==> flow/design.v <==
 module ADDER_TREE#(parameter DATA_IN_WIDTH = 8,DATA_OUT_WIDTH = 16)
							(clk,rst_n,ena,data_in1,data_in2,data_out,done,	pipe
							);
 input clk,rst_n,ena;
 input [DATA_IN_WIDTH - 1:0] data_in1,data_in2;
 output [DATA_OUT_WIDTH:0] data_out;
 output done;
 reg signed done;
 reg signed [DATA_OUT_WIDTH:0] data_out;
output [6:0] pipe;
reg signed [6:0] pipe;
wire data_in2_b0,data_in2_b1,data_in2_b2,data_in2_b3,data_in2_b4,data_in2_b5,data_in2_b6,data_in2_b7;
wire [DATA_IN_WIDTH - 1:0] M_wire0,M_wire1,M_wire2,M_wire3,M_wire4,M_wire5,M_wire6,M_wire7;
reg signed  [DATA_IN_WIDTH - 1:0] M_reg0,M_reg1,M_reg2,M_reg3,M_reg4,M_reg5,M_reg6,M_reg7;
reg signed  [DATA_IN_WIDTH:0] M_reg_ls1_0,M_reg_ls1_1,M_reg_ls1_2,M_reg_ls1_3,M_reg_ls1_4,M_reg_ls1_5,M_reg_ls1_6,M_reg_ls1_7;
reg signed  [DATA_IN_WIDTH + 1:0] Adder_reg1_0,Adder_reg1_1,Adder_reg1_2,Adder_reg1_3;
reg signed  [DATA_IN_WIDTH + 3:0] Adder_reg1_ls2_0,Adder_reg1_ls2_1,Adder_reg1_ls2_2,Adder_reg1_ls2_3,Adder_reg2_0,Adder_reg2_1;
reg signed  [DATA_IN_WIDTH + DATA_IN_WIDTH - 1:0] Adder_reg2_ls4_0,Adder_reg2_ls4_1;
reg signed  [DATA_IN_WIDTH + DATA_IN_WIDTH - 1:0] Adder_reg3_1;
assign data_in2_b0 = data_in2[0];
assign data_in2_b1 = data_in2[1];
assign data_in2_b2 = data_in2[2];
assign data_in2_b3 = data_in2[3];
assign data_in2_b4 = data_in2[4];
assign data_in2_b5 = data_in2[5];
assign data_in2_b6 = data_in2[6];
assign data_in2_b7 = data_in2[7];
assign M_wire0 = data_in2_b0 ? data_in1 : 0;
assign M_wire1 = data_in2_b1 ? data_in1 : 0;
assign M_wire2 = data_in2_b2 ? data_in1 : 0;
assign M_wire3 = data_in2_b3 ? data_in1 : 0;
assign M_wire4 = data_in2_b4 ? data_in1 : 0;
assign M_wire5 = data_in2_b5 ? data_in1 : 0;
assign M_wire6 = data_in2_b6 ? data_in1 : 0;
assign M_wire7 = data_in2_b7 ? data_in1 : 0;
always @(posedge clk or negedge rst_n)
  begin
    if(!rst_n)
	   begin
		   M_reg0 <= 0;
			M_reg1 <= 0;
			M_reg2 <= 0;
			M_reg3 <= 0;
			M_reg4 <= 0;
			M_reg5 <= 0;
			M_reg6 <= 0;
			M_reg7 <= 0;
			pipe[0] <= 0;
		end
	 else
	   begin
		  if(ena)
		    begin
			   M_reg0 <= M_wire0;
				M_reg1 <= M_wire1;
				M_reg2 <= M_wire2;
				M_reg3 <= M_wire3;
				M_reg4 <= M_wire4;
				M_reg5 <= M_wire5;
				M_reg6 <= M_wire6;
				M_reg7 <= M_wire7;
				pipe[0] <= 1;
			 end
		end
  end
always @(posedge clk or negedge rst_n)
  begin
    if(!rst_n)
	   begin
		   M_reg_ls1_0 <= 0;
			M_reg_ls1_1 <= 0;
			M_reg_ls1_2 <= 0;
			M_reg_ls1_3 <= 0;
			M_reg_ls1_4 <= 0;
			M_reg_ls1_5 <= 0;
			M_reg_ls1_6 <= 0;
			M_reg_ls1_7 <= 0;
			pipe[1] <= 0;
		end
	 else
	   begin
		  if(pipe[0])
		    begin
			   M_reg_ls1_0 <= M_reg0;
				M_reg_ls1_1 <= {M_reg1[7:0],1'b0};
				M_reg_ls1_2 <= M_reg2;
				M_reg_ls1_3 <= {M_reg3[7:0],1'b0};
				M_reg_ls1_4 <= M_reg4;
				M_reg_ls1_5 <= {M_reg5[7:0],1'b0};
				M_reg_ls1_6 <= M_reg6;
				M_reg_ls1_7 <= {M_reg7[7:0],1'b0};
				pipe[1] <= 1;
			 end
		end
  end
always @(posedge clk or negedge rst_n)
  begin
    if(!rst_n)
	   begin
		   Adder_reg1_0 <= 0;
			Adder_reg1_1 <= 0;
			Adder_reg1_2 <= 0;
			Adder_reg1_3 <= 0;
			pipe[2] <= 0;
		end
	 else
	   begin
		  if(pipe[1])
		    begin
			   Adder_reg1_0 <= M_reg_ls1_0 + M_reg_ls1_1;
				Adder_reg1_1 <= M_reg_ls1_2 + M_reg_ls1_3;
				Adder_reg1_2 <= M_reg_ls1_4 + M_reg_ls1_5;
				Adder_reg1_3 <= M_reg_ls1_6 + M_reg_ls1_7;
				pipe[2] <= 1;
			 end
		end
  end
always @(posedge clk or negedge rst_n)
  begin
    if(!rst_n)
	   begin
		   Adder_reg1_ls2_0 <= 0;
			Adder_reg1_ls2_1 <= 0;
			Adder_reg1_ls2_2 <= 0;
			Adder_reg1_ls2_3 <= 0;
			pipe[3] <= 0;
		end
	 else
	   begin
		  if(pipe[2])
		    begin
			   Adder_reg1_ls2_0 <= Adder_reg1_0;
				Adder_reg1_ls2_1 <= {Adder_reg1_1[9:0],2'b0};
				Adder_reg1_ls2_2 <= Adder_reg1_2;
				Adder_reg1_ls2_3 <= {Adder_reg1_3[9:0],2'b0};
				pipe[3] <= 1;
			 end
		end
  end
 always @(posedge clk or negedge rst_n)
  begin
    if(!rst_n)
	   begin
		   Adder_reg2_0 <= 0;
			Adder_reg2_1 <= 0;
			pipe[4] <= 0;
		end
	 else
	   begin
		  if(pipe[3])
		    begin
			   Adder_reg2_0 <= Adder_reg1_ls2_0 + Adder_reg1_ls2_1;
				Adder_reg2_1 <= Adder_reg1_ls2_2 + Adder_reg1_ls2_3;
				pipe[4] <= 1;
			 end
		end
  end
  always @(posedge clk or negedge rst_n)
  begin
    if(!rst_n)
	   begin
		   Adder_reg2_ls4_0 <= 0;
		   Adder_reg2_ls4_1 <= 0;
			pipe[5] <= 0;
		end
	 else
	   begin
		  if(pipe[4])
		    begin
				Adder_reg2_ls4_0 <= Adder_reg2_0;
				Adder_reg2_ls4_1 <= {Adder_reg2_1[11:0],4'b0};
				pipe[5] <= 1;
			 end
		end
  end
 always @(posedge clk or negedge rst_n)
  begin
    if(!rst_n)
	   begin
		   Adder_reg3_1 <= 0;
			pipe[6] <= 0;
		end
	 else
	   begin
		  if(pipe[5])
		    begin
			   Adder_reg3_1 <= Adder_reg2_ls4_0 + Adder_reg2_ls4_1;
				pipe[6] <= 1;
			 end
		end
  end
always @(posedge clk or negedge rst_n)
  begin
    if(!rst_n)
	   begin
		  data_out <= 0;
		  done <= 0; 
		end
	 else
	   begin
		  if(pipe[6])
		    begin
			  data_out <= Adder_reg3_1;
			  done <= 1'b1;
			 end
		end
  end
 endmodule 
--- tool output ---
* Step by step through the tools: ADDER_TREE
Each step is given for the RTL above and for the edited RTL.
Lines under "original" count in the file above, lines under "edited" in the edited file.
"change": "edited" minus "original" as printed here.
Operators: Yosys type, input widths -> output width; for muxes data width and select width s.
The mark -- stands for no value.
- Design top :: ADDER_TREE
- Clock input :: clk
- Library :: sky130hd
- Timing corner :: tt_025C_1v80

* The edit
The edit as a unified diff against the file above.
This change comes from a script, not from a designer. No optimisation was intended, and the edited design may behave differently.
#+begin_src diff
@@ -1,3 +1,3 @@
- module ADDER_TREE#(parameter DATA_IN_WIDTH = 8,DATA_OUT_WIDTH = 16)
+ module ADDER_TREE#(parameter DATA_IN_WIDTH = 8,DATA_OUT_WIDTH = 8)
 							(clk,rst_n,ena,data_in1,data_in2,data_out,done,	pipe
 							);
#+end_src

* Word-level counts
Yosys after proc, flatten, opt, wreduce and memory -nomap, before mapping. Enables and synchronous resets that opt folds into registers are not counted as muxes. Memory bits, and registers merged into a memory's read port (data or address), are not among the register bits. Print and check cells are not counted. Equal cells are merged and count once.
** Cells by class
- add/sub/neg operators :: original 7, edited 7, change 0
- mux-type cells :: original 8, edited 8, change 0
** Operators by type and width
- $mux 8 :: original 8, edited 2, change -6
- $add 8x9->10 :: original 4, edited 0, change -4
- $add 10x12->12 :: original 2, edited 0, change -2
- $add 5x5->5 :: original 0, edited 2, change +2
- $add 9x9->9 :: original 0, edited 2, change +2
- $add 12x16->16 :: original 1, edited 0, change -1
- $add 3x3->3 :: original 0, edited 1, change +1
- $add 7x7->7 :: original 0, edited 1, change +1
- $add 8x9->9 :: original 0, edited 1, change +1
- $mux 2 :: original 0, edited 1, change +1
- $mux 3 :: original 0, edited 1, change +1
- $mux 4 :: original 0, edited 1, change +1
- $mux 5 :: original 0, edited 1, change +1
- $mux 6 :: original 0, edited 1, change +1
- $mux 7 :: original 0, edited 1, change +1
** Bit counts
- flip-flop bits (word level) :: original 296, edited 188, change -108
- input bits :: original 19, edited 19, change 0
- output and inout bits :: original 25, edited 17, change -8

* Depth
Depth = most cells in a row (Yosys ltp): at word level without a register or memory, in the mapped netlist without a sequential cell, where the memories' decode and read muxes count.
** Depth
- word-level depth :: original 1, edited 1, change 0
- ABC_AREA :: original 0, edited 0
- gate-level depth with buffers :: original 8, edited 7, change -1

* Netlist
Yosys stat after the flow's synthesis: flattened, memories mapped to cells. It holds for the ABC_AREA given above (unset counts as 0); a run with the other value may have another netlist.
** Cell types
- sky130_fd_sc_hd__dfrtp_1 :: original 296, edited 188, change -108
- sky130_fd_sc_hd__mux2_2 :: original 187, edited 111, change -76
- sky130_fd_sc_hd__o21ai_0 :: original 99, edited 60, change -39
- sky130_fd_sc_hd__ha_1 :: original 61, edited 27, change -34
- sky130_fd_sc_hd__clkbuf_1 :: original 38, edited 7, change -31
- sky130_fd_sc_hd__a21oi_1 :: original 37, edited 9, change -28
- sky130_fd_sc_hd__nor2_1 :: original 39, edited 12, change -27
- sky130_fd_sc_hd__nand3_1 :: original 67, edited 47, change -20
- sky130_fd_sc_hd__inv_1 :: original 78, edited 68, change -10
- sky130_fd_sc_hd__nand2_1 :: original 27, edited 17, change -10
- sky130_fd_sc_hd__a21o_1 :: original 16, edited 6, change -10
- sky130_fd_sc_hd__buf_2 :: original 14, edited 24, change +10
- sky130_fd_sc_hd__xnor2_1 :: original 24, edited 16, change -8
- sky130_fd_sc_hd__nor2b_1 :: original 13, edited 5, change -8
- sky130_fd_sc_hd__a31oi_1 :: original 8, edited 0, change -8
- sky130_fd_sc_hd__xor2_1 :: original 8, edited 1, change -7
- sky130_fd_sc_hd__buf_1 :: original 7, edited 0, change -7
- sky130_fd_sc_hd__nor3_1 :: original 10, edited 4, change -6
The list need not be complete.
** Synthesis totals
- mapped cells :: original 1124, edited 666, change -458
- chip area (Yosys) (um2) :: original 13520.5, edited 8206.6, change -5313.9
- sequential part of the area (um2) :: original 7407.1, edited 4704.5, change -2702.6
- mapped flip-flops :: original 296, edited 188, change -108

* Worst setup path after synthesis
Source: OpenSTA report_checks on the synthesized netlist (no wires, ideal clock, input and output delay 20% of the period each), path of least setup slack; recovery checks are left aside. Register names are those of the netlist, which keeps one name where synthesis merged equal registers.
** Path post-synthesis
- kind :: original register to register, edited register to register
- start :: original reg M_reg_ls1_2[1], edited reg M_reg_ls1_0[1]
- end :: original reg Adder_reg1_1[7], edited reg Adder_reg1_0[7]
- clock period (ns) :: original 4.0, edited 4.0, change 0.0
- setup time (ns) :: original 0.120, edited 0.080, change -0.040
- launch time at the first pin (ns) :: original 0.000, edited 0.000, change 0.000
- arrival time (ns) :: original 1.947, edited 1.695, change -0.252
- slack (ns) :: original 1.933, edited 2.225, change +0.292
- delay of the path (ns) :: original 2.067, edited 1.775, change -0.292
- driving pins on the path :: original 8, edited 8, change 0
- path buffers :: original 0, edited 0, change 0
- synthesis period reached (ns) :: original 2.067, edited 1.775, change -0.292
"delay of the path" is the arrival time less input delay plus setup time.
"driving pins on the path": output pins that drive a net of the path, with the launching flip-flop's if there is one; two outputs of one cell count as two.
"synthesis period reached" is the clock period less the worst setup slack; recovery checks do not enter. This is arithmetic on one report: input and output delays are still those of the set period (20% each).
Between the ends stands the longest chain of elaborated cells between them, by number of cells; it is not shown to be the way that was timed. Of several equally long chains one is given.
Each line given opens the expression or statement behind the cell; cells for indexed reads and writes are added by Yosys, which also makes memories of some case tables.
On the way, post-synthesis, original:
- Cells stage by stage :: sky130_fd_sc_hd__dfrtp_1 -> sky130_fd_sc_hd__ha_1 -> sky130_fd_sc_hd__fa_1 -> sky130_fd_sc_hd__a21oi_1 -> sky130_fd_sc_hd__o21ai_0 -> sky130_fd_sc_hd__o21ai_0 -> sky130_fd_sc_hd__or3b_1 -> sky130_fd_sc_hd__a31o_2
- Length of the longest elaborated chain :: 1
- Elaborated cells between the ends (all ways) :: 1
- Classes of those cells :: add/sub (1)
** Ends and longest elaborated chain, post-synthesis, original
- start, declared :: RTL line 15 : reg signed  [DATA_IN_WIDTH:0] M_reg_ls1_0,M_reg_ls1_1,M_reg_ls1_2,M_reg_ls1_3,M_reg_ls1_4,M_reg_ls1_5,M_reg_ls ...
- start, assigned :: RTL line 72 : M_reg_ls1_2 <= 0;
- start, assigned :: RTL line 86 : M_reg_ls1_2 <= M_reg2;
- $add 8x9->10 :: RTL line 111 : Adder_reg1_1 <= M_reg_ls1_2 + M_reg_ls1_3;
- end, assigned :: RTL line 101 : Adder_reg1_1 <= 0;
- end, assigned :: RTL line 111
- end, declared :: RTL line 16 : reg signed  [DATA_IN_WIDTH + 1:0] Adder_reg1_0,Adder_reg1_1,Adder_reg1_2,Adder_reg1_3;
On the way, post-synthesis, edited:
- Cells stage by stage :: sky130_fd_sc_hd__dfrtp_1 -> sky130_fd_sc_hd__ha_1 -> sky130_fd_sc_hd__inv_1 -> sky130_fd_sc_hd__fa_1 -> sky130_fd_sc_hd__and2b_1 -> sky130_fd_sc_hd__o31ai_2 -> sky130_fd_sc_hd__a2111o_1 -> sky130_fd_sc_hd__o211ai_2
- Length of the longest elaborated chain :: 1
- Elaborated cells between the ends (all ways) :: 1
- Classes of those cells :: add/sub (1)
** Ends and longest elaborated chain, post-synthesis, edited
- start, declared :: RTL line 15 : reg signed  [DATA_IN_WIDTH:0] M_reg_ls1_0,M_reg_ls1_1,M_reg_ls1_2,M_reg_ls1_3,M_reg_ls1_4,M_reg_ls1_5,M_reg_ls ...
- start, assigned :: RTL line 70 : M_reg_ls1_0 <= 0;
- start, assigned :: RTL line 84 : M_reg_ls1_0 <= M_reg0;
- $add 8x9->9 :: RTL line 110 : Adder_reg1_0 <= M_reg_ls1_0 + M_reg_ls1_1;
- end, assigned :: RTL line 100 : Adder_reg1_0 <= 0;
- end, assigned :: RTL line 110

* Path in the finished layout
From the final timing report of the runs of pair 1: the path of least setup slack in the routed layout; clock arrival at registers is part of the times.
** Path post-layout
- kind :: original register to output, edited register to output
- start :: original reg pipe[5], edited reg pipe[4]
- end :: original out pipe[5], edited out pipe[4]
- clock period (ns) :: original 3.04, edited 3.04, change 0.00
- external output delay (ns) :: original 0.61, edited 0.61, change 0.00
- launch time at the first pin (ns) :: original 0.50, edited 0.42, change -0.08
- arrival time (ns) :: original 1.94, edited 1.84, change -0.10
- slack (ns) :: original 0.49, edited 0.59, change +0.10
- driving pins on the path :: original 2, edited 2, change 0
- path buffers :: original 1, edited 1, change 0
On the way, post-layout, original:
- Cells stage by stage :: sky130_fd_sc_hd__dfrtp_1 -> sky130_fd_sc_hd__clkdlybuf4s50_1
- Length of the longest elaborated chain :: 0
- Elaborated cells between the ends (all ways) :: 0
** Ends and longest elaborated chain, post-layout, original
- start, declared :: RTL line 10 : output [6:0] pipe;
- start, assigned :: RTL line 164 : pipe[5] <= 0;
- start, assigned :: RTL line 172 : pipe[5] <= 1;
- end, declared :: RTL line 10
On the way, post-layout, edited:
- Cells stage by stage :: sky130_fd_sc_hd__dfrtp_1 -> sky130_fd_sc_hd__clkdlybuf4s50_1
- Length of the longest elaborated chain :: 0
- Elaborated cells between the ends (all ways) :: 0
** Ends and longest elaborated chain, post-layout, edited
- start, declared :: RTL line 10 : output [6:0] pipe;
- start, assigned :: RTL line 146 : pipe[4] <= 0;
- start, assigned :: RTL line 154 : pipe[4] <= 1;
- end, declared :: RTL line 10

* Measured runs
Runs of the flow (Yosys, OpenROAD) on both versions; the two runs of a pair have the same settings. The constraints put input and output delay at 20% of the set period each and load the outputs with 0.01 pF.
Settings, pair 1:
- CORE_UTILIZATION :: 40
- period_ns :: 3.04
- CAP_MARGIN :: 20
- CORE_MARGIN :: 2
- SLEW_MARGIN :: 20
** Final reports, pair 1
- area of the synthesized netlist (um2) :: original 13520.5, edited 8206.6, change -5313.9
- area inside the die boundary (um2) :: original 35287.6, edited 21678.1, change -13609.5
- standard-cell area after layout (um2) :: original 15537.4, edited 9420.3, change -6117.1
- worst setup slack after layout (ns) :: original 0.492, edited 0.594, change +0.102
- total power after layout (uW) :: original 12253, edited 6621, change -5632
- achieved clock period (ns) :: original 2.548, edited 2.446, change -0.102
Settings, pair 2:
- CAP_MARGIN :: 25
- CORE_MARGIN :: 5
- CORE_UTILIZATION :: 57
- CTS_CLUSTER_DIAMETER :: 38
- CTS_CLUSTER_SIZE :: 47
- GPL_TIMING_DRIVEN :: 1
- MIN_ROUTING_LAYER :: met1
- PLACE_DENSITY_LB_ADDON :: 0.17
- SETUP_SLACK_MARGIN :: 0.85
- period_ns :: 3.89
- SLEW_MARGIN :: 20
** Final reports, pair 2
- area of the synthesized netlist (um2) :: original 13520.5, edited 8206.6, change -5313.9
- area inside the die boundary (um2) :: original 26900.9, edited 16897.4, change -10003.5
- standard-cell area after layout (um2) :: original 15691.3, edited 9303.9, change -6387.4
- worst setup slack after layout (ns) :: original 1.131, edited 1.157, change +0.026
- total power after layout (uW) :: original 10315, edited 5126, change -5189
- achieved clock period (ns) :: original 2.759, edited 2.733, change -0.026
"achieved clock period" means the clock period less the worst setup slack. The figure is calculated, with input and output delays left at 20% of the set period.
"total power after layout" rests on the timing tool's default activity at the inputs, not on a simulated workload.
--- end ---
